==> flow/design.v <==
module fifo #(parameter WIDTH = 592, DEPTH = 4) (
    input  logic                 clk,
    input  logic                 rst_n,
    input  logic                 pop,
    input  logic                 push,
    input  logic [WIDTH-1:0]     write_data,
    output logic [WIDTH-1:0]     read_data,
    output logic                 fifo_full,
    output logic                 fifo_empty
);
    logic [WIDTH-1:0] buffer [0:DEPTH-1];
    logic [$clog2(DEPTH)-1:0] read_pointer, write_pointer;
    logic [$clog2(DEPTH):0]   count;
    assign fifo_empty = (count == 0);
    assign fifo_full  = (count == DEPTH);
    assign read_data = buffer[read_pointer];
    always_ff @(posedge clk or negedge rst_n) begin
        if (!rst_n)
            count <= 0;
        else if (push && !fifo_full && !(pop && !fifo_empty))
            count <= count + 1;
        else if (pop && !fifo_empty && !(push && !fifo_full))
            count <= count - 1;
    end
    always_ff @(posedge clk or negedge rst_n) begin
        if (!rst_n) begin
            write_pointer <= 0;
            for (int k = 0; k < DEPTH; k++)
                buffer[k] <= 0;
        end 
        else if (push && !fifo_full) begin
            buffer[write_pointer] <= write_data;
            if (write_pointer == DEPTH-1)
                write_pointer <= 0;          
            else
                write_pointer <= write_pointer + 1;
        end
    end
    always_ff @(posedge clk or negedge rst_n) begin
        if (!rst_n) begin
            read_pointer <= 0;
        end
        else if (pop && !fifo_empty) begin
            if (read_pointer == DEPTH-1)
                read_pointer <= 0;           
            else
                read_pointer <= read_pointer + 1;
        end
    end
endmodule
module header_parser (
	input  logic         clk,
	input  logic         rst_n,
	input  logic         beat_valid,    
	input  logic [7:0]   beat_data,
	input  logic         beat_last,     
	output logic         meta_valid,    
	output logic [367:0] metadata
	);
localparam HDR_BYTES = 48;
logic [7:0]  hdr [0:HDR_BYTES-1];
logic [15:0] byte_cnt;                      
always_ff @(posedge clk or negedge rst_n) begin
	if (!rst_n) begin
		byte_cnt <= 0;
		for (int k = 0; k < HDR_BYTES; k++)
			hdr[k] <= 0;
	end
	else if (beat_valid) begin
		if (beat_last) begin
			byte_cnt <= 0;
			for (int k = 0; k < HDR_BYTES; k++)
				hdr[k] <= 0;
		end
		else begin
			for (int k = 0; k < HDR_BYTES; k++)
				if (byte_cnt == k)
					hdr[k] <= beat_data;
			if (byte_cnt != 16'hFFFF)
				byte_cnt <= byte_cnt + 1;
		end
	end
end
logic [7:0] h [0:HDR_BYTES-1];
genvar i;
generate
	for (i = 0; i < HDR_BYTES; i++) begin : BYPASS
		assign h[i] = (beat_valid && byte_cnt == i) ? beat_data : hdr[i];
	end
endgenerate
logic [47:0]  dest_mac, src_mac;
logic [15:0]  eth_type, total_length;
logic [3:0]   version, ihl;
logic [7:0]   protocol;
logic [31:0]  src_ip, dest_ip;
logic [111:0] payload;
logic [15:0]  pkt_bytes;
logic [15:0]  csum;
logic [15:0]  flags;
assign dest_mac     = {h[0], h[1], h[2], h[3], h[4], h[5]};
assign src_mac      = {h[6], h[7], h[8], h[9], h[10], h[11]};
assign eth_type     = {h[12], h[13]};
assign version      = h[14][7:4];
assign ihl          = h[14][3:0];
assign total_length = {h[16], h[17]};
assign protocol     = h[23];
assign src_ip       = {h[26], h[27], h[28], h[29]};
assign dest_ip      = {h[30], h[31], h[32], h[33]};
generate
	for (i = 0; i < 14; i++) begin : PAY
		assign payload[8*i +: 8] = h[34+i];
	end
endgenerate
assign pkt_bytes = (byte_cnt == 16'hFFFF) ? 16'hFFFF : byte_cnt + 16'd1;
logic [19:0] word_sum;
logic [16:0] fold1;
always_comb begin
	word_sum = 0;
	for (int w = 0; w < 10; w++)
		word_sum = word_sum + {4'b0, h[14+2*w], h[15+2*w]};
end
assign fold1 = {1'b0, word_sum[15:0]} + {13'b0, word_sum[19:16]};
assign csum  = fold1[15:0] + {15'b0, fold1[16]};
logic is_ipv4, is_ipv6, is_short, csum_ok, len_ok;
assign is_ipv4  = (eth_type == 16'h0800);
assign is_ipv6  = (eth_type == 16'h86DD);
assign is_short = (pkt_bytes < HDR_BYTES);
assign csum_ok  = is_ipv4 && (version == 4'd4) && (ihl == 4'd5) && (csum == 16'hFFFF);
assign len_ok   = is_ipv4 && ({1'b0, total_length} + 17'd14 == {1'b0, pkt_bytes});
assign flags    = {11'b0, len_ok, csum_ok, is_short, is_ipv6, is_ipv4};
assign meta_valid = beat_valid && beat_last;
assign metadata   = {flags, csum, pkt_bytes, payload, dest_ip, src_ip,
                     protocol, total_length, version, ihl, eth_type,
                     src_mac, dest_mac};
endmodule
module packet_parser (
	input  logic         clk,
	input  logic         rst_n,       
	input  logic         s_tvalid,
	input  logic [7:0]   s_tdata,
	input  logic         s_tlast,
	output logic         s_tready,
	output logic         m_tvalid,
	input  logic         m_tready,
	output logic [367:0] m_tdata
	);
localparam METADATA_WIDTH = 368;
logic                      fifo_full, fifo_empty;
logic                      push;
logic [METADATA_WIDTH-1:0] write_data;
assign s_tready = !fifo_full;
header_parser parser (
	.clk        (clk),
	.rst_n      (rst_n),
	.beat_valid (s_tvalid && s_tready),
	.beat_data  (s_tdata),
	.beat_last  (s_tlast),
	.meta_valid (push),
	.metadata   (write_data)
);
fifo #(.WIDTH(METADATA_WIDTH), .DEPTH(4)) meta_fifo (
	.clk        (clk),
	.rst_n      (rst_n),
	.pop        (m_tready),
	.push       (push),
	.write_data (write_data),
	.read_data  (m_tdata),
	.fifo_full  (fifo_full),
	.fifo_empty (fifo_empty)
);
assign m_tvalid = !fifo_empty;
endmodule
Step by step through the tools: packet_parser
The steps from the RTL of packet_parser to its reports follow in flow order. Lines are those of the file above, counted from 1. Not given: --

Design top: packet_parser. Clock: clk. Standard-cell library: sky130hd. Library corner: tt_025C_1v80.

Elaborated design
Yosys after proc, flatten, opt, wreduce and memory -nomap, before mapping. Print and check cells are not counted.

Under register bits stands 1835. For input bits the number is 13. For elaborated cells the number is 458.

Add/subtract/negate cells: 18. Magnitude comparators: 1. Equality and inequality tests: 62. Under muxes and demuxes stands 152. Under reduce/logical cells stands 169.

Operators with widths (count): 368-bit parallel mux with 4-bit select (1); 8-bit 2-to-1 mux (144); 16-bit by 5-bit equality test with 1-bit output (second input constant) (16); 16-bit by 6-bit equality test with 1-bit output (second input constant) (16); 20-bit by 16-bit adder with 20-bit output (8); 16-bit by 4-bit equality test with 1-bit output (second input constant) (8); 2-bit AND reduction (53); 2-bit nonzero test (50); 16-bit by 3-bit equality test with 1-bit output (second input constant) (4); 1-bit logical AND (58); 16-bit equality test (second input constant) (3); 16-bit 2-to-1 mux (3); 16-bit by 1-bit adder with 16-bit output (second input constant) (2); 16-bit by 2-bit equality test with 1-bit output (second input constant) (2); 16-bit by 16-bit adder with 17-bit output (1); 16-bit by 4-bit adder with 17-bit output (1); 16-bit by 4-bit adder with 17-bit output (second input constant) (1); 17-bit by 16-bit equality test with 1-bit output (1); 16-bit by 1-bit adder with 16-bit output (1); 16-bit by 1-bit equality test with 1-bit output (second input constant) (1); 16-bit by 12-bit equality test with 1-bit output (second input constant) (1); 16-bit inequality test (second input constant) (1); 16-bit by 6-bit < comparator with 1-bit output (second input constant) (1); 16-bit zero test (1); 2-bit equality test (second input constant) (4); 4-bit by 3-bit equality test with 1-bit output (second input constant) (2); 3-bit 2-to-1 mux (2); 1-bit zero test (4).

Other operator kinds: 8; their cells: 12.

Longest topological paths
Depth = most cells in a row (Yosys ltp): at word level without a register or memory, in the mapped netlist without a sequential cell, where the memories' decode and read muxes count.

The figure for word-level depth is 18. Under ABC_AREA stands 1. Under depth in mapped cells stands 71. Under gate-level depth less buffers stands 70.

After synthesis
Source: synth_stat.txt of the flow (Yosys; design flattened, memories mapped). It holds for the ABC_AREA given above (unset counts as 0); a run with the other value may have another netlist.

Under standard cells after synthesis stands 10199. Cell area after synthesis: 0.0868508 mm². For flip-flops the number is 1835.

Cells by type: sky130_fd_sc_hd__dfrtp_1 (count 1835, total area 4.59E+04 µm²); sky130_fd_sc_hd__nand2_1 (count 2443, total area 9.17E+03 µm²); sky130_fd_sc_hd__o21ai_0 (count 1605, total area 8.03E+03 µm²); sky130_fd_sc_hd__inv_1 (count 1248, total area 4.68E+03 µm²); sky130_fd_sc_hd__a21oi_1 (count 774, total area 3.87E+03 µm²); sky130_fd_sc_hd__fa_1 (count 114, total area 2.28E+03 µm²); sky130_fd_sc_hd__clkbuf_1 (count 539, total area 2023.19 µm²); sky130_fd_sc_hd__a211oi_1 (count 195, total area 1.46E+03 µm²); sky130_fd_sc_hd__a22o_1 (count 163, total area 1.43E+03 µm²); sky130_fd_sc_hd__o22ai_1 (count 206, total area 1.29E+03 µm²); sky130_fd_sc_hd__a21boi_0 (count 163, total area 1.22E+03 µm²); sky130_fd_sc_hd__or2_2 (count 190, total area 1188.64 µm²); sky130_fd_sc_hd__nor2_1 (count 209, total area 784.502 µm²); sky130_fd_sc_hd__ha_1 (count 55, total area 688.16 µm²); sky130_fd_sc_hd__nand3_1 (count 107, total area 535.514 µm²); sky130_fd_sc_hd__buf_1 (count 73, total area 274.013 µm²); sky130_fd_sc_hd__nand4_1 (count 43, total area 269.008 µm²); sky130_fd_sc_hd__xor2_1 (count 27, total area 236.477 µm²).

Other cell types: 37; their cells: 210.

Timing after synthesis
Source: OpenSTA report_checks on the synthesized netlist (no wires, ideal clock, input and output delay 20% of the period each), path of least setup slack; recovery checks are left aside. Register names are those of the netlist, which keeps one name where synthesis merged equal registers.

Path kind: input-to-reg. Start: input s_tvalid. End: register meta_fifo.buffer[1][355]. Clock period: 13.5 ns. Arrival: 11.535 ns. Required time: 13.429 ns. The figure for slack is 1.894 ns. The entry for delay of the path reads 8.906 ns. The entry for stages reads 63. Path buffers: 1. For synthesis period reached the number is 11.606 ns.

"delay of the path" = arrival - input delay + setup time. "stages": output pins that drive a net of the path, with the launching flip-flop's if there is one; two outputs of one cell count as two. "synthesis period reached" is the clock period less the worst setup slack; recovery checks do not enter. This is arithmetic on one report: input and output delays are still those of the set period (20% each). The rows between start and end are the longest chain of elaborated cells between them; the timing report does not say that the signal goes this way. Where chains are equally long, one stands for them. Each line given opens the expression or statement behind the cell; cells for indexed reads and writes are added by Yosys, which also makes memories of some case tables.

Cells stage by stage: sky130_fd_sc_hd__nand2_4 -> sky130_fd_sc_hd__inv_4 -> sky130_fd_sc_hd__nand3_2 -> sky130_fd_sc_hd__inv_1 -> sky130_fd_sc_hd__buf_2 -> sky130_fd_sc_hd__or2_2 -> sky130_fd_sc_hd__inv_1 -> sky130_fd_sc_hd__a21oi_1 -> sky130_fd_sc_hd__ha_1 -> sky130_fd_sc_hd__inv_1 -> sky130_fd_sc_hd__fa_1 -> sky130_fd_sc_hd__nor2_1 -> sky130_fd_sc_hd__o21ai_0 -> sky130_fd_sc_hd__nand2_1 -> sky130_fd_sc_hd__nand2_1 -> sky130_fd_sc_hd__nand2_2 -> sky130_fd_sc_hd__nand3_2 -> sky130_fd_sc_hd__or2_1 -> [27 not listed] -> sky130_fd_sc_hd__ha_1 -> sky130_fd_sc_hd__ha_1 -> sky130_fd_sc_hd__inv_1 -> sky130_fd_sc_hd__nor2_1 -> sky130_fd_sc_hd__nand3_1 -> sky130_fd_sc_hd__nor2_1 -> sky130_fd_sc_hd__nand3_1 -> sky130_fd_sc_hd__nor2_1 -> sky130_fd_sc_hd__nand3_1 -> sky130_fd_sc_hd__nor2_1 -> sky130_fd_sc_hd__nand2_1 -> sky130_fd_sc_hd__o21ai_0 -> sky130_fd_sc_hd__nand2_1 -> sky130_fd_sc_hd__nor2_1 -> sky130_fd_sc_hd__nand2_1 -> sky130_fd_sc_hd__nor2_2 -> sky130_fd_sc_hd__nor2_1 -> sky130_fd_sc_hd__nor2_1. The entry for cells in the longest elaborated chain reads 16. For elaborated cells on any way between the ends the number is 66. Classes of those cells: 11 x add/sub; 4 x eq/ne; 22 x mux; 29 x reduce/logical.

Ends and longest elaborated chain, after synthesis: start: declaration (RTL line 139) `input logic s_tvalid,`; 1-bit logical AND (RTL line 155) `.beat_valid (s_tvalid && s_tready),`; 1-bit logical AND (RTL line 88) `assign h[i] = (beat_valid && byte_cnt == i) ? beat_data : hdr[i];`; 8-bit 2-to-1 mux (RTL line 88); 16-bit by 16-bit adder with 17-bit output (RTL line 120) `word_sum = word_sum + {4'b0, h[14+2*w], h[15+2*w]};`; 20-bit by 16-bit adder with 20-bit output x8 (RTL line 120); 16-bit by 4-bit adder with 17-bit output (RTL line 122) `assign fold1 = {1'b0, word_sum[15:0]} + {13'b0, word_sum[19:16]};`; 16-bit by 1-bit adder with 16-bit output (RTL line 123) `assign csum  = fold1[15:0] + {15'b0, fold1[16]};`; 16-bit equality test (RTL line 128) `assign csum_ok  = is_ipv4 && (version == 4'd4) && (ihl == 4'd5) && (csum == 16'hFFFF);`; 1-bit logical AND (RTL line 128); end: assignment (RTL line 29) `buffer[k] <= 0;`; end: assignment (RTL line 32) `buffer[write_pointer] <= write_data;`; end: declaration (RTL line 11) `logic [WIDTH-1:0] buffer [0:DEPTH-1];`.

Worst path after layout
From the final timing report of job 1: the path of least setup slack in the routed layout; clock arrival at registers is part of the times.

Path kind: input-to-reg. Start: input s_tvalid. End: register meta_fifo.buffer[2][355]. Clock period: 22.7 ns. Arrival: 16.10 ns. Required time: 23.50 ns. The figure for slack is 7.40 ns. The entry for stages reads 63. Path buffers: 1.

The rows between start and end are the longest chain of elaborated cells between them; the timing report does not say that the signal goes this way. Where chains are equally long, one stands for them.

Cells stage by stage: sky130_fd_sc_hd__clkdlybuf4s50_1 -> sky130_fd_sc_hd__nand2_4 -> sky130_fd_sc_hd__inv_4 -> sky130_fd_sc_hd__nand3_2 -> sky130_fd_sc_hd__inv_1 -> sky130_fd_sc_hd__or2_2 -> sky130_fd_sc_hd__inv_1 -> sky130_fd_sc_hd__a21oi_1 -> sky130_fd_sc_hd__ha_1 -> sky130_fd_sc_hd__inv_1 -> sky130_fd_sc_hd__fa_1 -> sky130_fd_sc_hd__nor2_1 -> sky130_fd_sc_hd__o21ai_0 -> sky130_fd_sc_hd__nand2_1 -> sky130_fd_sc_hd__nand2_1 -> sky130_fd_sc_hd__nand2_2 -> sky130_fd_sc_hd__nand3_2 -> sky130_fd_sc_hd__nand2_1 -> [27 not listed] -> sky130_fd_sc_hd__ha_1 -> sky130_fd_sc_hd__ha_1 -> sky130_fd_sc_hd__inv_1 -> sky130_fd_sc_hd__nor2_1 -> sky130_fd_sc_hd__nand3_1 -> sky130_fd_sc_hd__nor2_1 -> sky130_fd_sc_hd__nand3_1 -> sky130_fd_sc_hd__nor2_1 -> sky130_fd_sc_hd__nand3_1 -> sky130_fd_sc_hd__nor2_1 -> sky130_fd_sc_hd__nand2_1 -> sky130_fd_sc_hd__o21ai_0 -> sky130_fd_sc_hd__nand2_1 -> sky130_fd_sc_hd__nor2_1 -> sky130_fd_sc_hd__nand2_1 -> sky130_fd_sc_hd__nor2_2 -> sky130_fd_sc_hd__nor2_1 -> sky130_fd_sc_hd__nor2_1. The entry for cells in the longest elaborated chain reads 16. For elaborated cells on any way between the ends the number is 66. Classes of those cells: 11 x add/sub; 4 x eq/ne; 22 x mux; 29 x reduce/logical.

Ends and longest elaborated chain, post-layout: start: declaration (RTL line 139) `input logic s_tvalid,`; 1-bit logical AND (RTL line 155) `.beat_valid (s_tvalid && s_tready),`; 1-bit logical AND (RTL line 88) `assign h[i] = (beat_valid && byte_cnt == i) ? beat_data : hdr[i];`; 8-bit 2-to-1 mux (RTL line 88); 16-bit by 16-bit adder with 17-bit output (RTL line 120) `word_sum = word_sum + {4'b0, h[14+2*w], h[15+2*w]};`; 20-bit by 16-bit adder with 20-bit output x8 (RTL line 120); 16-bit by 4-bit adder with 17-bit output (RTL line 122) `assign fold1 = {1'b0, word_sum[15:0]} + {13'b0, word_sum[19:16]};`; 16-bit by 1-bit adder with 16-bit output (RTL line 123) `assign csum  = fold1[15:0] + {15'b0, fold1[16]};`; 16-bit equality test (RTL line 128) `assign csum_ok  = is_ipv4 && (version == 4'd4) && (ihl == 4'd5) && (csum == 16'hFFFF);`; 1-bit logical AND (RTL line 128); end: assignment (RTL line 29) `buffer[k] <= 0;`; end: assignment (RTL line 32) `buffer[write_pointer] <= write_data;`; end: declaration (RTL line 11) `logic [WIDTH-1:0] buffer [0:DEPTH-1];`.

==> runs of packet_parser <==
Settings and measured results of 4 stored flow runs for module packet_parser (sky130hd), not sorted in any way. The constraints put input and output delay at 20% of the set period each and load the outputs with 0.01 pF. "period achieved": clock period set for the run, less the worst setup slack. It is reckoned from that one timing run; input and output delays stay at 20% of the period that was set. "allowed time less slack (worst setup path)" means the part of the period allowed to the worst setup path (the constraints hold back 20% at inputs and 20% at outputs) less its slack; where the path has registers, the arrival times of their clocks count too. "total power after layout" is the tool's figure for a default switching activity; nothing was simulated.

Job 1 has these settings: ABC_AREA 1; CAP_MARGIN 0; CELL_PAD_IN_SITES_GLOBAL_PLACEMENT 0; CORE_ASPECT_RATIO 0.99; CORE_UTILIZATION 28; MAX_ROUTING_LAYER met4; MIN_ROUTING_LAYER met1; PLACE_DENSITY_LB_ADDON 0.22; TNS_END_PERCENT 50; period_ns 22.7; CORE_MARGIN 2; SLEW_MARGIN 20. The worst slack on setup checks reads 7.403 ns. The final worst hold slack comes to 0.477 ns. For the die area the run shows 0.314654 mm². For the area of the standard cells in the finished layout the run shows 0.101537 mm². For the total power after layout the run shows 13.080 mW. The post-route setup TNS reads 0.000 ns. The period achieved comes to 15.297 ns. The measured final utilization is 32.9%. For the allowed time less slack (worst setup path) the run shows 10.76 ns. Class of the worst setup path: input-to-reg. The synthesis area comes to 0.0868508 mm².

Job 2 has these settings: ABC_AREA 1; CAP_MARGIN 40; CORE_MARGIN 5; CORE_UTILIZATION 40; CTS_CLUSTER_DIAMETER 97; CTS_CLUSTER_SIZE 26; GPL_ROUTABILITY_DRIVEN 1; MAX_ROUTING_LAYER met4; PLACE_DENSITY 0.6; SLEW_MARGIN 25; TNS_END_PERCENT 60; period_ns 13.5. The worst slack on setup checks reads 1.106 ns. The final worst hold slack comes to 0.488 ns. For the die area the run shows 0.226547 mm². For the area of the standard cells in the finished layout the run shows 0.0974197 mm². For the total power after layout the run shows 19.146 mW. The post-route setup TNS reads 0.000 ns. The period achieved comes to 12.394 ns. The measured final utilization is 45.0%. For the allowed time less slack (worst setup path) the run shows 9.69 ns. Class of the worst setup path: input-to-reg. The synthesis area comes to 0.0868508 mm².

Job 3 has these settings: CORE_UTILIZATION 40; PLACE_DENSITY 0.6; SETUP_SLACK_MARGIN -0.26; period_ns 13.3; CAP_MARGIN 20; CORE_MARGIN 2; SLEW_MARGIN 20. The worst slack on setup checks reads 0.152 ns. The final worst hold slack comes to 0.477 ns. For the die area the run shows 0.215403 mm². For the area of the standard cells in the finished layout the run shows 0.0998933 mm². For the total power after layout the run shows 14.995 mW. The post-route setup TNS reads 0.000 ns. The period achieved comes to 13.148 ns. The measured final utilization is 47.6%. For the allowed time less slack (worst setup path) the run shows 10.49 ns. Class of the worst setup path: input-to-reg. The synthesis area comes to 0.0846825 mm².

Job 4 has these settings: ABC_AREA 0; CAP_MARGIN 40; CORE_MARGIN 5; CORE_UTILIZATION 40; CTS_CLUSTER_DIAMETER 390; CTS_CLUSTER_SIZE 96; GPL_ROUTABILITY_DRIVEN 0; MAX_ROUTING_LAYER met4; PLACE_DENSITY 0.6; SLEW_MARGIN 25; TNS_END_PERCENT 50; period_ns 13.5. The worst slack on setup checks reads 0.480 ns. The final worst hold slack comes to 0.495 ns. For the die area the run shows 0.221008 mm². For the area of the standard cells in the finished layout the run shows 0.0944406 mm². For the total power after layout the run shows 11.114 mW. The post-route setup TNS reads 0.000 ns. The period achieved comes to 13.020 ns. The measured final utilization is 44.9%. For the allowed time less slack (worst setup path) the run shows 10.32 ns. Class of the worst setup path: input-to-reg. The synthesis area comes to 0.0846825 mm².
